==> flow/design.v <==
module alu_top (
    input             clk,
    input      [7:0]  a,
    input      [7:0]  b,
    input      [3:0]  sel,
    output reg [15:0] out
);
    reg  [7:0]  a_q, b_q;
    reg  [3:0]  sel_q;
    wire [15:0] alu_out;
    always @(posedge clk) begin
        a_q   <= a;
        b_q   <= b;
        sel_q <= sel;
        out   <= alu_out;
    end
    alu u_alu (.a(a_q), .b(b_q), .sel(sel_q), .out(alu_out));
endmodule

`timescale 1ns / 1ps
module alu(
    input [7:0] a,b,
    input [3:0] sel,
    output reg [15:0] out
    );
    always@(*)
        begin
            case(sel)
                4'b0000 : out=a+b;
                4'b0001 : out=a+1;
                4'b0010 : out=a-b;
                4'b0011 : out=a*b;
                4'b0100 : out=(b==0) ? 16'd0 : a/b;
                4'b0101 : out=(b==0) ? 16'd0 : a%b;
                4'b0110 : out=a&b;
                4'b0111 : out=a|b;
                4'b1000 : out=~(a&b);
                4'b1001 : out=~(a|b);
                4'b1010 : out=a^b;
                default: out=0;
            endcase        
        end    
endmodule
Tool chain data of alu_top

What the tools print for alu_top, step after step.
Line numbers count from 1 in the design file above.
Operators carry their Yosys type and port widths (W data, S select, Z words).
Library cell names are shortened.
A cell with - has no value.

Top module: alu_top
Clock input: clk
Cell library: sky130hd
Library corner: tt_025C_1v80

Word-level counts

Yosys after proc, flatten, opt, wreduce and memory -nomap, before mapping. Enables and synchronous resets that opt folds into registers are not counted as muxes. Memory bits, and registers merged into a memory's read port (data or address), are not among the register bits. Print and check cells are not counted. Equal cells are merged and count once.

$add $sub $neg: 3
Multiply operators: 1
Divide/modulo/power cells: 2
Equality and inequality tests: 10
Muxes and demuxes: 3
Bitwise logic cells: 5
Reduce/logical cells: 2

Operator list:

| cell                  | count |
| $pmux W16 S11         | 1 |
| $div A8 B8 Y16        | 1 |
| $mod A8 B8 Y16        | 1 |
| $mul A8 B8 Y16        | 1 |
| $not A16 Y16          | 2 |
| $mux W16              | 2 |
| $eq A4 B3 Y1 const B  | 4 |
| $eq A4 B4 Y1 const B  | 3 |
| $add A8 B1 Y9 const B | 1 |
| $add A8 B8 Y9         | 1 |
| $sub A8 B8 Y9         | 1 |
| $eq A4 B2 Y1 const B  | 2 |
| $and A8 B8 Y8         | 1 |
| $or A8 B8 Y8          | 1 |
| $xor A8 B8 Y8         | 1 |
| $logic_not A8 Y1      | 1 |
| $eq A4 B1 Y1 const B  | 1 |
| $logic_not A4 Y1      | 1 |

Flip-flop bits (word level): 36
Bits of input ports: 21

Logic depth

Yosys ltp: most cells in a row. Word level: on the elaborated netlist, between registers, memories and ports. Mapped: between sequential cells and ports; inverters and the memories' decode and read muxes count.

Depth after elaboration: 3
ABC_AREA: 0
Depth in mapped cells: 154

After synthesis

The flow's flattened synthesis, as Yosys stat reports it; memories are mapped. The netlist is that of the ABC_AREA named above (0 if unset); the other value can give another one.

Mapped cells: 1,384
Mapped area: 0.0105326 mm²
Sequential area: 0.0007207 mm²
Flip-flops: 36
Buffers: 40

Cells by type:

| type     | count |
| ha_1     | 170 |
| fa_1     | 39 |
| dfxtp_1  | 36 |
| nor2_1   | 156 |
| xnor2_1  | 51 |
| nand2_1  | 108 |
| o21a_1   | 50 |
| a21oi_1  | 74 |
| inv_1    | 97 |
| nor3_1   | 64 |
| o21ai_0  | 61 |
| a21o_1   | 35 |
| mux2_2   | 21 |
| mux2i_1  | 17 |
| nand3_1  | 32 |
| xor2_1   | 16 |
| o211ai_1 | 17 |
| or3_1    | 20 |

Not listed: further types 82, cells in them 320.
By module: a second synthesis without flattening, with its own total; a netlist apart from the flattened one above.

Cells (unflattened synthesis): 1,326
Area total of the unflattened synthesis: 0.0103149 mm²

Each row is one instance without its submodules.

By module:

| module  | times used | cells | area (mm²) |
| alu     | 1          | 1,290 | 0.0095942 |
| alu_top | 1          | 36    | 0.0007207 |

Worst setup path after synthesis

Path of least setup slack by OpenSTA after synthesis, without wires, with an ideal clock, recovery checks aside; 20% of the period is set as input and as output delay. Where synthesis merged equal registers, the netlist keeps one of their names.

Path kind: register to register
From: register b_q[1]
To: register out[2]
Clock period: 32.0 ns
Library setup time: 0.122 ns
Launch time at the first pin: 0.000 ns
Data arrival time: 30.052 ns
Path slack: 1.826 ns
Path delay: 30.174 ns
Stages on the path: 140
Path buffers: 7
Synthesis period reached: 30.174 ns

"path delay" = arrival - input delay + setup time.
"stages on the path" counts driving pins, that of a launching flip-flop among them; a cell with two outputs on the path counts twice.
"synthesis period reached" = period - worst setup slack (recovery checks aside). The figure is calculated, with input and output delays left at 20% of the set period.
The rows between start and end are the longest chain of elaborated cells between them; the timing report does not say that the signal goes this way. Where chains are equally long, one stands for them.
Each line given opens the expression or statement behind the cell; cells for indexed reads and writes are added by Yosys, which also makes memories of some case tables.

Cells stage by stage: dfxtp_1 > clkinv_1 > ha_1 > o21a_1 > o21ai_0 > o21bai_1 > ha_1 > a21oi_1 > or4_1 > o31a_1 > nor2_1 > ha_1 > o21a_1 > o22ai_1 > mux2_2 > ha_1 > a21oi_1 > nand2_1 > (+104 left out) > inv_1 > nand3_1 > or3_1 > buf_2 > clkbuf_1 > a21oi_1 > fa_1 > a21o_1 > a21o_1 > a21o_1 > a21oi_1 > o21bai_1 > a21oi_1 > o21a_1 > nand2_2 > nor4_4 > nor3_1 > a311o_1
Length of the longest elaborated chain: 3

Ends and longest elaborated chain, post-synthesis:

| element        | RTL line | RTL |
| from (decl)    | 8        | `reg  [7:0]  a_q, b_q;` |
| from (assign)  | 13       | `b_q   <= b;` |
| $mod A8 B8 Y16 | 34       | `4'b0101 : out=(b==0) ? 16'd0 : a%b;` |
| $mux W16       | 34       |  |
| $pmux W16 S11  | 28       | `case(sel)` |
| to (assign)    | 15       | `out   <= alu_out;` |
| to (decl)      | 6        | `output reg [15:0] out` |

Path in the finished layout

From the final timing report of run 1: the path of least setup slack in the routed layout; clock arrival at registers is part of the times.

Path kind: register to register
From: register b_q[5]
To: register out[10]
Clock period: 32.0 ns
Library setup time: 0.14 ns
Launch time at the first pin: 0.30 ns
Data arrival time: 31.01 ns
Path slack: 1.14 ns
Stages on the path: 145
Path buffers: 10

The rows between start and end are the longest chain of elaborated cells between them; the timing report does not say that the signal goes this way. Where chains are equally long, one stands for them.

Cells stage by stage: dfxtp_1 > buf_2 > or4_4 > buf_6 > or3_4 > o21bai_1 > ha_1 > a21oi_2 > nand2_2 > o31a_1 > nor2_1 > ha_1 > o21a_1 > o22ai_4 > mux2_4 > ha_4 > o211ai_1 > nand2_2 > (+109 left out) > inv_2 > nand3_1 > or3_1 > buf_4 > buf_4 > a21oi_2 > ha_1 > a21o_1 > a21o_1 > a21o_1 > a21oi_2 > o21bai_1 > a21oi_2 > o21a_1 > and2_1 > nor3_1 > a2111oi_2 > o21ai_0
Length of the longest elaborated chain: 3

Ends and longest elaborated chain, after layout:

| element        | RTL line | RTL |
| from (decl)    | 8        | `reg  [7:0]  a_q, b_q;` |
| from (assign)  | 13       | `b_q   <= b;` |
| $mod A8 B8 Y16 | 34       | `4'b0101 : out=(b==0) ? 16'd0 : a%b;` |
| $mux W16       | 34       |  |
| $pmux W16 S11  | 28       | `case(sel)` |
| to (assign)    | 15       | `out   <= alu_out;` |
| to (decl)      | 6        | `output reg [15:0] out` |

Data sheet: physical implementation of alu_top

Settings and measured results of 2 stored flow runs for module alu_top (sky130hd), not sorted in any way. The constraints put input and output delay at 20% of the set period each and load the outputs with 0.01 pF.
By "achieved clock period" is meant the clock period of the run minus its worst setup slack. This is arithmetic on one report: input and output delays are still those of the set period (20% each).
"allowed time less slack (worst setup path)" = time allowed to the worst setup path (clock period - input delay - output delay, where it has them) - its slack; a late launch clock adds to it, a late capture clock takes from it.

## Run 1

==> flow/run.sh <==
#!/bin/bash
# the make line also repeats the synthesis and layout settings of config.mk as NAME=value (left out here)
make -C /OpenROAD-flow-scripts/flow DESIGN_CONFIG=/design/flow/config.mk WORK_HOME=/design/flow/orfs CLKGATE_MAP_FILE= finish
==> flow/config.mk <==
export PLATFORM = sky130hd
export DESIGN_NAME = alu_top
export DESIGN_NICKNAME = alu_top
export VERILOG_FILES = /design/flow/design.v
export SDC_FILE = /design/flow/constraint.sdc
export NUM_CORES = 4
export LEC_CHECK = 0
export CAP_MARGIN = 0
export CELL_PAD_IN_SITES_DETAIL_PLACEMENT = 1
export CELL_PAD_IN_SITES_GLOBAL_PLACEMENT = 2
export CORE_ASPECT_RATIO = 1.14
export CORE_MARGIN = 3
export CORE_UTILIZATION = 47
export CTS_CLUSTER_SIZE = 86
export GPL_ROUTABILITY_DRIVEN = 0
export GPL_TIMING_DRIVEN = 0
export MAX_ROUTING_LAYER = met4
export MIN_ROUTING_LAYER = met2
export PLACE_DENSITY_LB_ADDON = 0.15
export SLEW_MARGIN = 20
==> flow/constraint.sdc <==
create_clock -name core_clock -period 32.0 [get_ports {clk}]
set_input_delay 6.4000 -clock core_clock [delete_from_list [all_inputs] [get_ports {clk}]]
set_output_delay 6.4000 -clock core_clock [all_outputs]
set_load 0.01 [all_outputs]

| result of run 1 | value |
|---|---|
| synthesized cell area | 0.0105326 mm² |
| achieved clock period | 30.859 ns |
| allowed time less slack (worst setup path) | 30.86 ns |
| worst setup path type | register to register |
| worst setup slack after layout | 1.141 ns |
| total negative setup slack | 0.000 ns |
| worst hold slack | 0.789 ns |
| area inside the die boundary | 0.0242459 mm² |
| standard-cell area of the final layout | 0.0123468 mm² |

## Run 2

==> flow/run.sh <==
#!/bin/bash
# the make line also repeats the synthesis and layout settings of config.mk as NAME=value (left out here)
make -C /OpenROAD-flow-scripts/flow DESIGN_CONFIG=/design/flow/config.mk WORK_HOME=/design/flow/orfs CLKGATE_MAP_FILE= finish
==> flow/config.mk <==
export PLATFORM = sky130hd
export DESIGN_NAME = alu_top
export DESIGN_NICKNAME = alu_top
export VERILOG_FILES = /design/flow/design.v
export SDC_FILE = /design/flow/constraint.sdc
export NUM_CORES = 4
export LEC_CHECK = 0
export CAP_MARGIN = 20
export CORE_MARGIN = 2
export CORE_UTILIZATION = 25
export SLEW_MARGIN = 20
==> flow/constraint.sdc <==
create_clock -name core_clock -period 30.6 [get_ports {clk}]
set_input_delay 6.1200 -clock core_clock [delete_from_list [all_inputs] [get_ports {clk}]]
set_output_delay 6.1200 -clock core_clock [all_outputs]
set_load 0.01 [all_outputs]

| result of run 2 | value |
|---|---|
| synthesized cell area | 0.0105326 mm² |
| total negative setup slack | 0.000 ns |
| achieved clock period | 28.995 ns |
| area inside the die boundary | 0.0437877 mm² |
| allowed time less slack (worst setup path) | 29.00 ns |
| worst setup path type | register to register |
| worst setup slack after layout | 1.605 ns |
| worst hold slack | 0.786 ns |
| standard-cell area of the final layout | 0.0123406 mm² |
